==> flow/design.v <==
module CORDIC_Stage (
	input clk,
	input rst,
	input sign_in,
	input USE_SIN_in,
	input [7:0] ite,
	input [32:0] arctan_in_1,
	input [32:0] arctan_in_2,
	input [32:0] target_in,
	input [32:0] curr_angle_in,
	input [32:0] x_in,
	input [32:0] y_in,
	output sign_out,
	output USE_SIN_out,
	output [32:0] curr_angle_out,
	output [32:0] x_out,
	output [32:0] y_out,
	output [32:0] target_out
	);
	reg sign;
	reg [32:0] x[0:1];
	reg [32:0] y[0:1];
	reg [32:0] y_tmp[0:3];
	reg [32:0] x_tmp[0:3];
	reg [3:0] count[0:1];
	reg [32:0] current_angle[0:1];
	reg [32:0] atan[0:1];
	reg [32:0] target_q;
	reg USE_SIN_q;
	reg sign_q;
	reg [32:0] x_q;
	reg [32:0] y_q;
	reg [32:0] current_angle_q;
	always @(posedge clk) begin
			sign = sign_in;
			target_q <= target_in;
			USE_SIN_q <= USE_SIN_in;
			count[0] = ite[7:4];
			y_tmp[0] = sign ? y_in : ~y_in+1;
			y_tmp[1] = {y_tmp[0][32], y_tmp[0][31:0]>>count[0]};
			x_tmp[0] = sign ? x_in : ~x_in+1;
			x_tmp[1] = {x_tmp[0][32], x_tmp[0][31:0]>>count[0]};
			x[0] = x_in + y_tmp[1];
			y[0] = x_tmp[1] + y_in;
			atan[0] = sign ? arctan_in_1 : ~arctan_in_1+1;
			current_angle[0] = curr_angle_in + atan[0];
			if (current_angle[0] > target_in) begin
				sign = 1'b0;
			end
			else begin
				sign = 1'b1;
			end
			count[1] = ite[3:0];
			y_tmp[2] = sign ? y[0] : ~y[0]+1;
			y_tmp[3] = {y_tmp[2][32], y_tmp[2][31:0]>>count[1]};
			x_tmp[2] = sign ? x[0] : ~x[0]+1;
			x_tmp[3] = {x_tmp[2][32], x_tmp[2][31:0]>>count[1]};
			x[1] = x[0] + y_tmp[3];
			y[1] = x_tmp[3] + y[0];
			atan[1] = sign ? arctan_in_2 : ~arctan_in_2+1;
			current_angle[1] = current_angle[0] + atan[1];
			if (current_angle[1] > target_in) begin
				sign = 1'b0;
			end
			else begin
				sign = 1'b1;
			end
			sign_q <= sign;
			x_q <= x[1];
			y_q <= y[1];
			current_angle_q <= current_angle[1];
	end
	assign sign_out = sign_q;
	assign curr_angle_out = current_angle_q;
	assign x_out = x_q;
	assign y_out = y_q;
	assign USE_SIN_out = USE_SIN_q;
	assign target_out = target_q;
endmodule
module CORDIC_Top (
    input clk,
    input [31:0] target,
	 output [31:0] cos_x
);
	wire sign_intermediate[0:6];
	wire USE_SIN_intermediate[0:6];
	wire [32:0] angle_intermediate[0:6];
	wire [32:0] x_intermediate[0:6];
	wire [32:0] y_intermediate[0:6];
	wire [32:0] target_intermediate[0:6];
	wire [32:0] arctan[0:13];
	wire [7:0] ite[0:6];
	wire [32:0] x_init = 33'b01;
	wire [32:0] y_init = 33'b001;
	assign arctan[0]  = 33'b000011111010110110111011000000000;
	assign arctan[1]  = 33'b000001111111010101101110101010000;
	assign arctan[2]  = 33'b000000111111111010101011011110000;
	assign arctan[3]  = 33'b000000011111111111010101010111000;
	assign arctan[4]  = 33'b000000001111111111111010101010110;
	assign arctan[5]  = 33'b000000000111111111111111010101011;
	assign arctan[6]  = 33'b000000000011111111111111111010110;
	assign arctan[7]  = 33'b000000000001111111111111111111011;
	assign arctan[8]  = 33'b000000000000111111111111111111111;
	assign arctan[9]  = 33'b000000000000100000000000000000000;
	assign arctan[10] = 33'b000000000000010000000000000000000;
	assign arctan[11] = 33'b000000000000001000000000000000000;
	assign arctan[12] = 33'b000000000000000100000000000000000;
	assign arctan[13] = 33'b000000000000000010000000000000000;
	assign ite[0]  = 8'b00100011;
	assign ite[1]  = 8'b01000101;
	assign ite[2]  = 8'b01100111;
	assign ite[3]  = 8'b10001001;
	assign ite[4]  = 8'b10101011;
	assign ite[5]  = 8'b11001101;
	assign ite[6]  = 8'b11101111;
	reg init_sign;
	reg USE_SIN;
	wire [32:0] init_angle = 33'b000111011010110001100111000000000;
	reg [32:0] ext_target;
	reg [32:0] fin_target;
	always @* begin
		ext_target = { 1'b0 , target};
		USE_SIN = 0;
		if (ext_target > init_angle) begin
			if (ext_target > 33'b00111) begin
				fin_target = 33'b011001001000011111101101010100010 + (~ext_target + 1);
				init_sign = 1;
				USE_SIN = 1;
			end else begin
				init_sign = 1;
				fin_target = ext_target;
			end
		end
		else begin
			init_sign = 0;
			fin_target = ext_target;
		end
	end
	CORDIC_Stage stage1(
		 .clk(clk),
		 .sign_in(init_sign),
		 .USE_SIN_in(USE_SIN),
		 .ite(ite[0]),
		 .target_in(fin_target),
		 .arctan_in_1(arctan[0]),
		 .arctan_in_2(arctan[1]),
		 .curr_angle_in(init_angle),
		 .x_in(x_init),
		 .y_in(y_init),
		 .sign_out(sign_intermediate[0]),
		 .curr_angle_out(angle_intermediate[0]),
		 .x_out(x_intermediate[0]),
		 .y_out(y_intermediate[0]),
		 .target_out(target_intermediate[0]),
		 .USE_SIN_out(USE_SIN_intermediate[0])
	);
	CORDIC_Stage stage2(
		 .clk(clk),
		 .sign_in(sign_intermediate[0]),
		 .USE_SIN_in(USE_SIN_intermediate[0]),
		 .ite(ite[1]),
		 .target_in(target_intermediate[0]),
		 .arctan_in_1(arctan[2]),
		 .arctan_in_2(arctan[3]),
		 .curr_angle_in(angle_intermediate[0]),
		 .x_in(x_intermediate[0]),
		 .y_in(y_intermediate[0]),
		 .sign_out(sign_intermediate[1]),
		 .curr_angle_out(angle_intermediate[1]),
		 .x_out(x_intermediate[1]),
		 .y_out(y_intermediate[1]),
		 .target_out(target_intermediate[1]),
		 .USE_SIN_out(USE_SIN_intermediate[1])
	);
	CORDIC_Stage stage3(
		 .clk(clk),
		 .sign_in(sign_intermediate[1]),
		 .USE_SIN_in(USE_SIN_intermediate[1]),
		 .ite(ite[2]),
		 .target_in(target_intermediate[1]),
		 .arctan_in_1(arctan[4]),
		 .arctan_in_2(arctan[5]),
		 .curr_angle_in(angle_intermediate[1]),
		 .x_in(x_intermediate[1]),
		 .y_in(y_intermediate[1]),
		 .sign_out(sign_intermediate[2]),
		 .curr_angle_out(angle_intermediate[2]),
		 .x_out(x_intermediate[2]),
		 .y_out(y_intermediate[2]),
		 .target_out(target_intermediate[2]),
		 .USE_SIN_out(USE_SIN_intermediate[2])
	);
	CORDIC_Stage stage4(
		 .clk(clk),
		 .sign_in(sign_intermediate[2]),
		 .USE_SIN_in(USE_SIN_intermediate[2]),
		 .ite(ite[3]),
		 .target_in(target_intermediate[2]),
		 .arctan_in_1(arctan[6]),
		 .arctan_in_2(arctan[7]),
		 .curr_angle_in(angle_intermediate[2]),
		 .x_in(x_intermediate[2]),
		 .y_in(y_intermediate[2]),
		 .sign_out(sign_intermediate[3]),
		 .curr_angle_out(angle_intermediate[3]),
		 .x_out(x_intermediate[3]),
		 .y_out(y_intermediate[3]),
		 .target_out(target_intermediate[3]),
		 .USE_SIN_out(USE_SIN_intermediate[3])
	);
	CORDIC_Stage stage5(
		 .clk(clk),
		 .sign_in(sign_intermediate[3]),
		 .USE_SIN_in(USE_SIN_intermediate[3]),
		 .ite(ite[4]),
		 .target_in(target_intermediate[3]),
		 .arctan_in_1(arctan[8]),
		 .arctan_in_2(arctan[9]),
		 .curr_angle_in(angle_intermediate[3]),
		 .x_in(x_intermediate[3]),
		 .y_in(y_intermediate[3]),
		 .sign_out(sign_intermediate[4]),
		 .curr_angle_out(angle_intermediate[4]),
		 .x_out(x_intermediate[4]),
		 .y_out(y_intermediate[4]),
		 .target_out(target_intermediate[4]),
		 .USE_SIN_out(USE_SIN_intermediate[4])
	);
	CORDIC_Stage stage6(
		 .clk(clk),
		 .sign_in(sign_intermediate[4]),
		 .USE_SIN_in(USE_SIN_intermediate[4]),
		 .ite(ite[5]),
		 .target_in(target_intermediate[4]),
		 .arctan_in_1(arctan[10]),
		 .arctan_in_2(arctan[11]),
		 .curr_angle_in(angle_intermediate[4]),
		 .x_in(x_intermediate[4]),
		 .y_in(y_intermediate[4]),
		 .sign_out(sign_intermediate[5]),
		 .curr_angle_out(angle_intermediate[5]),
		 .x_out(x_intermediate[5]),
		 .y_out(y_intermediate[5]),
		 .target_out(target_intermediate[5]),
		 .USE_SIN_out(USE_SIN_intermediate[5])
	);
	CORDIC_Stage stage7(
		 .clk(clk),
		 .sign_in(sign_intermediate[5]),
		 .USE_SIN_in(USE_SIN_intermediate[5]),
		 .ite(ite[6]),
		 .target_in(target_intermediate[5]),
		 .arctan_in_1(arctan[12]),
		 .arctan_in_2(arctan[13]),
		 .curr_angle_in(angle_intermediate[5]),
		 .x_in(x_intermediate[5]),
		 .y_in(y_intermediate[5]),
		 .sign_out(sign_intermediate[6]),
		 .curr_angle_out(angle_intermediate[6]),
		 .x_out(x_intermediate[6]),
		 .y_out(y_intermediate[6]),
		 .target_out(target_intermediate[6]),
		 .USE_SIN_out(USE_SIN_intermediate[6])
	);
	wire [31:0] K = 32'b01101101111011001010110110001011;
	wire [31:0] done;
	assign done = USE_SIN_intermediate[6] ? y_intermediate[6][31:0] : x_intermediate[6][31:0];
	assign cos_x = done*K;
endmodule
### Reports on CORDIC_Top

What the tools print for CORDIC_Top, step after step.
Lines are those of the file above, counted from 1.
Cell names lack the library's common part.
Not given: -

* top module: CORDIC_Top
* clock: clk
* library: sky130hd
* corner: tt_025C_1v80

### Elaborated design

Source: Yosys, flattened and elaborated. Widths are those after wreduce; folded enables and synchronous resets count as part of the registers. Registers that Yosys merges into a memory's read port (data or address) are not register bits. Print and check cells do not count. Equal cells are merged and count once.

* multipliers: 1
* bitwise operators: 14
* mux-type cells: 36
* order comparisons: 15
* add/subtract/negate cells: 42

Operators with widths (count)
* multiplier 32 x 31 -> 32 bit with constant B: 1
* two-way mux 33 bit: 15
* two-way mux 32 bit: 14
* > comparator 33 bit: 13
* adder 32 x 1 -> 32 bit with constant B: 13
* NOT 32 bit: 13
* adder 33 bit: 12
* adder 30 x 33 -> 33 bit with constant A: 1
* adder 32 x 33 -> 33 bit with constant A: 1
* NOT 32 -> 33 bit: 1
* adder 33 x 1 -> 33 bit with constant B: 1
* adder 17 x 32 -> 32 bit: 1
* adder 22 x 32 -> 32 bit: 1
* adder 32 x 18 -> 32 bit: 1
* adder 32 x 19 -> 32 bit: 1
* adder 32 x 20 -> 32 bit: 1
* adder 32 x 21 -> 32 bit: 1
* adder 32 x 23 -> 32 bit: 1
* adder 32 x 24 -> 32 bit: 1
* adder 32 x 25 -> 32 bit: 1
* adder 32 x 26 -> 32 bit: 1
* adder 32 x 27 -> 32 bit: 1
* adder 32 x 28 -> 32 bit: 1
* adder 32 x 29 -> 32 bit: 1
* > comparator 32 x 3 -> 1 bit with constant B: 1
* > comparator 32 x 30 -> 1 bit with constant B: 1
* adder 1 x 30 -> 31 bit with constant A: 1
* two-way mux 1 bit: 7

* elaborated cells: 133
* bits in registers: 626
* input bits: 33

### Logic depth

Longest topological path by Yosys (ltp), each cell counted once; first at word level (registers and memories cut), then after technology mapping (sequential cells cut; the memories' decode and read muxes count).

* depth after elaboration: 10
* ABC_AREA: 0
* depth in mapped cells: 56
* mapped depth without buffers: 52

### Netlist

Source: synth_stat.txt of the flow (Yosys; design flattened, memories mapped). It holds for the ABC_AREA given above (unset counts as 0); a run with the other value may have another netlist.

* sequential area: 11451.0 sq um
* standard cells after synthesis: 7232
* buffer cells: 92
* flip-flop cells: 572
* cell area after synthesis: 60788.3 sq um

Cells by type
* ha_1: count 1046, area in all 1.31E+04 sq um
* dfxtp_1: count 572, area in all 1.15E+04 sq um
* xnor2_1: count 589, area in all 5.16E+03 sq um
* fa_1: count 214, area in all 4.28E+03 sq um
* inv_1: count 808, area in all 3.03E+03 sq um
* a21oi_1: count 516, area in all 2.58E+03 sq um
* xor2_1: count 271, area in all 2.37E+03 sq um
* nor2_1: count 513, area in all 1.93E+03 sq um
* a21o_1: count 224, area in all 1.68E+03 sq um
* o21ai_0: count 331, area in all 1.66E+03 sq um
* nand2_1: count 333, area in all 1.25E+03 sq um
* o21a_1: count 139, area in all 1.04E+03 sq um
* nor3_1: count 180, area in all 900.864 sq um
* nand2b_1: count 129, area in all 807.024 sq um
* nor2b_1: count 121, area in all 756.976 sq um
* nand4_1: count 110, area in all 688.16 sq um
* nand3_1: count 131, area in all 655.629 sq um
* o21bai_1: count 74, area in all 555.533 sq um

Not listed: further types 83, cells in them 931.
The figures by module come from a second, unflattened synthesis with its own total; it is not the netlist above.

* cells (unflattened synthesis): 25231
* area (unflattened synthesis): 187448.5 sq um

Rows give one instance, submodules left out.

Modules
* CORDIC_Stage: seq. area 2682.6 sq um, times used 7, area 25390.6 sq um, cells 3459
* CORDIC_Top: seq. area 0.0 sq um, times used 1, area 9714.3 sq um, cells 1018

### Path before layout

Source: OpenSTA report_checks on the synthesized netlist (no wires, ideal clock, input and output delay 20% of the period each), path of least setup slack; recovery checks are left aside. Register names are those of the netlist, which keeps one name where synthesis merged equal registers.

* path kind: register to register
* start point: reg stage1.sign_q
* end point: reg stage2.sign_q
* time at the first pin: 0.000 ns
* slack: -0.112 ns
* stages: 55
* period: 10.0 ns
* data arrival time: 10.038 ns
* path delay: 10.112 ns
* period reached after synthesis: 10.112 ns

"path delay" = arrival - input delay + setup time.
"stages" counts driving pins, that of a launching flip-flop among them; a cell with two outputs on the path counts twice.
"period reached after synthesis" is the clock period less the worst setup slack; recovery checks do not enter. This is arithmetic on one report: input and output delays are still those of the set period (20% each).
Between the ends stands the longest chain of elaborated cells between them, by number of cells; it is not shown to be the way that was timed. Of several equally long chains one is given.
Each line given opens the expression or statement behind the cell; cells for indexed reads and writes are added by Yosys, which also makes memories of some case tables.

* path through: dfxtp_1 > clkbuf_1 > clkbuf_1 > clkinv_1 > clkbuf_1 > ha_1 > fa_1 > o21bai_1 > a21oi_1 > nor2b_1 > o21ai_0 > a21oi_1 > o21a_1 > o21ai_0 > nand2b_1 > a21oi_1 > o21bai_1 > a31oi_1 > [... 19 more ...] > a21oi_1 > o21ai_0 > o41ai_1 > o2111ai_1 > a31oi_1 > nor2b_1 > xnor2_1 > ha_1 > nor2b_1 > o21ai_0 > nand2b_1 > a21oi_1 > nor2b_1 > o21ai_0 > nand2b_1 > a21oi_1 > o31ai_1 > o21ai_0
* length of the longest elaborated chain: 7
* elaborated cells on any way between the ends: 7

RTL lines, path after synthesis
* start, declared: RTL line 30 `reg sign_q;`
* start, assigned: RTL line 68 `sign_q <= sign;`
* two-way mux 33 bit: RTL line 45 `atan[0] = sign ? arctan_in_1 : ~arctan_in_1+1;`
* adder 33 bit: RTL line 46 `current_angle[0] = curr_angle_in + atan[0];`
* > comparator 33 bit: RTL line 47
* two-way mux 33 bit: RTL line 60 `atan[1] = sign ? arctan_in_2 : ~arctan_in_2+1;`
* adder 33 bit: RTL line 61 `current_angle[1] = current_angle[0] + atan[1];`
* > comparator 33 bit: RTL line 62
* two-way mux 1 bit: RTL line 62
* end, assigned: RTL line 68
* end, declared: RTL line 30

### Worst path after layout

From the final timing report of run A: the path of least setup slack in the routed layout; clock arrival at registers is part of the times.

* path kind: register to output
* start point: reg stage7.y_q[0]
* end point: out cos_x[31]
* period: 17.3 ns
* stages: 27
* time at the first pin: 0.68 ns
* slack: 5.28 ns
* data arrival time: 8.56 ns

Between the ends stands the longest chain of elaborated cells between them, by number of cells; it is not shown to be the way that was timed. Of several equally long chains one is given.

* path through: dfxtp_1 > ha_1 > inv_1 > fa_1 > fa_1 > inv_1 > ha_1 > ha_1 > inv_1 > fa_1 > inv_1 > fa_1 > ha_1 > or2_2 > nor2_1 > o211ai_1 > a31o_2 > o41a_1 > a41o_1 > nor4_1 > nor4_1 > o21a_1 > o21ai_0 > nand2b_1 > a21oi_1 > xnor2_1 > clkdlybuf4s50_1
* length of the longest elaborated chain: 1
* elaborated cells on any way between the ends: 1

RTL lines, path after layout
* start, declared: RTL line 32 `reg [32:0] y_q;`
* start, assigned: RTL line 70 `y_q <= y[1];`
* multiplier 32 x 31 -> 32 bit: RTL line 268 `assign cos_x = done*K;`
* end, declared: RTL line 83 `output [31:0] cos_x`

Memo
Re: implementation data of CORDIC_Top

Record of 4 stored runs of the RTL-to-layout flow on CORDIC_Top, platform sky130hd. The runs are unordered. Constraints: input delay and output delay 20% of the set period each, output load 0.01 pF.
"reached clock period": clock period set for the run, less the worst setup slack. It is reckoned from that one timing run; input and output delays stay at 20% of the period that was set.
"time of the worst setup path" means the part of the period allowed to the worst setup path (the constraints hold back 20% at inputs and 20% at outputs) less its slack; where the path has registers, the arrival times of their clocks count too.

### Run A

==> flow/run.sh <==
#!/bin/bash
# the make line also repeats the synthesis and layout settings of config.mk as NAME=value (left out here)
make -C /OpenROAD-flow-scripts/flow DESIGN_CONFIG=/design/flow/config.mk WORK_HOME=/design/flow/orfs CLKGATE_MAP_FILE= finish
==> flow/config.mk <==
export PLATFORM = sky130hd
export DESIGN_NAME = CORDIC_Top
export DESIGN_NICKNAME = CORDIC_Top
export VERILOG_FILES = /design/flow/design.v
export SDC_FILE = /design/flow/constraint.sdc
export NUM_CORES = 4
export LEC_CHECK = 0
export CAP_MARGIN = 0
export CELL_PAD_IN_SITES_DETAIL_PLACEMENT = 1
export CELL_PAD_IN_SITES_GLOBAL_PLACEMENT = 1
export CORE_ASPECT_RATIO = 0.68
export CORE_MARGIN = 2
export CORE_UTILIZATION = 27
export GPL_ROUTABILITY_DRIVEN = 0
export HOLD_SLACK_MARGIN = -0.1
export MAX_ROUTING_LAYER = met4
export SLEW_MARGIN = 40
export TNS_END_PERCENT = 15
==> flow/constraint.sdc <==
create_clock -name core_clock -period 17.3 [get_ports {clk}]
set_input_delay 3.4600 -clock core_clock [delete_from_list [all_inputs] [get_ports {clk}]]
set_output_delay 3.4600 -clock core_clock [all_outputs]
set_load 0.01 [all_outputs]

Results of run A:
- Setup slack of the critical path: 5.280 ns
- Die outline area: 229024.0 sq um
- Sum of negative setup slack: 0.000 ns
- Reached clock period: 12.020 ns
- Time of the worst setup path: 8.56 ns
- Class of the worst setup path: register to output
- Worst hold slack in the final report: 0.339 ns
- Post-synthesis cell area: 60788.3 sq um
- Final utilization: 0.302
- Std-cell area (final layout): 67511.0 sq um

### Run B

==> flow/run.sh <==
#!/bin/bash
# the make line also repeats the synthesis and layout settings of config.mk as NAME=value (left out here)
make -C /OpenROAD-flow-scripts/flow DESIGN_CONFIG=/design/flow/config.mk WORK_HOME=/design/flow/orfs CLKGATE_MAP_FILE= finish
==> flow/config.mk <==
export PLATFORM = sky130hd
export DESIGN_NAME = CORDIC_Top
export DESIGN_NICKNAME = CORDIC_Top
export VERILOG_FILES = /design/flow/design.v
export SDC_FILE = /design/flow/constraint.sdc
export NUM_CORES = 4
export LEC_CHECK = 0
export CAP_MARGIN = 20
export CELL_PAD_IN_SITES_GLOBAL_PLACEMENT = 3
export CORE_MARGIN = 3
export CORE_UTILIZATION = 35
export CTS_CLUSTER_SIZE = 28
export GPL_ROUTABILITY_DRIVEN = 1
export MAX_ROUTING_LAYER = met4
export PLACE_DENSITY_LB_ADDON = 0.04
export SLEW_MARGIN = 20
export TNS_END_PERCENT = 5
==> flow/constraint.sdc <==
create_clock -name core_clock -period 10.6 [get_ports {clk}]
set_input_delay 2.1200 -clock core_clock [delete_from_list [all_inputs] [get_ports {clk}]]
set_output_delay 2.1200 -clock core_clock [all_outputs]
set_load 0.01 [all_outputs]

Results of run B:
- Setup slack of the critical path: 0.322 ns
- Die outline area: 178718.0 sq um
- Sum of negative setup slack: 0.000 ns
- Reached clock period: 10.278 ns
- Time of the worst setup path: 8.16 ns
- Class of the worst setup path: register to output
- Worst hold slack in the final report: 0.337 ns
- Post-synthesis cell area: 60788.3 sq um
- Final utilization: 0.39
- Std-cell area (final layout): 67160.7 sq um

### Run C

==> flow/run.sh <==
#!/bin/bash
# the make line also repeats the synthesis and layout settings of config.mk as NAME=value (left out here)
make -C /OpenROAD-flow-scripts/flow DESIGN_CONFIG=/design/flow/config.mk WORK_HOME=/design/flow/orfs CLKGATE_MAP_FILE= finish
==> flow/config.mk <==
export PLATFORM = sky130hd
export DESIGN_NAME = CORDIC_Top
export DESIGN_NICKNAME = CORDIC_Top
export VERILOG_FILES = /design/flow/design.v
export SDC_FILE = /design/flow/constraint.sdc
export NUM_CORES = 4
export LEC_CHECK = 0
export CAP_MARGIN = 20
export CORE_MARGIN = 2
export CORE_UTILIZATION = 40
export SLEW_MARGIN = 20
==> flow/constraint.sdc <==
create_clock -name core_clock -period 10.0 [get_ports {clk}]
set_input_delay 2.0000 -clock core_clock [delete_from_list [all_inputs] [get_ports {clk}]]
set_output_delay 2.0000 -clock core_clock [all_outputs]
set_load 0.01 [all_outputs]

Results of run C:
- Setup slack of the critical path: 0.272 ns
- Die outline area: 155106.0 sq um
- Sum of negative setup slack: 0.000 ns
- Reached clock period: 9.728 ns
- Time of the worst setup path: 7.73 ns
- Class of the worst setup path: register to output
- Worst hold slack in the final report: 0.347 ns
- Post-synthesis cell area: 60788.3 sq um
- Final utilization: 0.444
- Std-cell area (final layout): 67232.0 sq um

### Run D

==> flow/run.sh <==
#!/bin/bash
# the make line also repeats the synthesis and layout settings of config.mk as NAME=value (left out here)
make -C /OpenROAD-flow-scripts/flow DESIGN_CONFIG=/design/flow/config.mk WORK_HOME=/design/flow/orfs CLKGATE_MAP_FILE= finish
==> flow/config.mk <==
export PLATFORM = sky130hd
export DESIGN_NAME = CORDIC_Top
export DESIGN_NICKNAME = CORDIC_Top
export VERILOG_FILES = /design/flow/design.v
export SDC_FILE = /design/flow/constraint.sdc
export NUM_CORES = 4
export LEC_CHECK = 0
export CAP_MARGIN = 20
export CORE_MARGIN = 2
export CORE_UTILIZATION = 49
export SLEW_MARGIN = 20
==> flow/constraint.sdc <==
create_clock -name core_clock -period 9.79 [get_ports {clk}]
set_input_delay 1.9580 -clock core_clock [delete_from_list [all_inputs] [get_ports {clk}]]
set_output_delay 1.9580 -clock core_clock [all_outputs]
set_load 0.01 [all_outputs]

Results of run D:
- Setup slack of the critical path: 0.346 ns
- Die outline area: 126893.0 sq um
- Sum of negative setup slack: 0.000 ns
- Reached clock period: 9.444 ns
- Time of the worst setup path: 7.49 ns
- Class of the worst setup path: register to output
- Worst hold slack in the final report: 0.339 ns
- Post-synthesis cell area: 60788.3 sq um
- Final utilization: 0.539
- Std-cell area (final layout): 66580.1 sq um
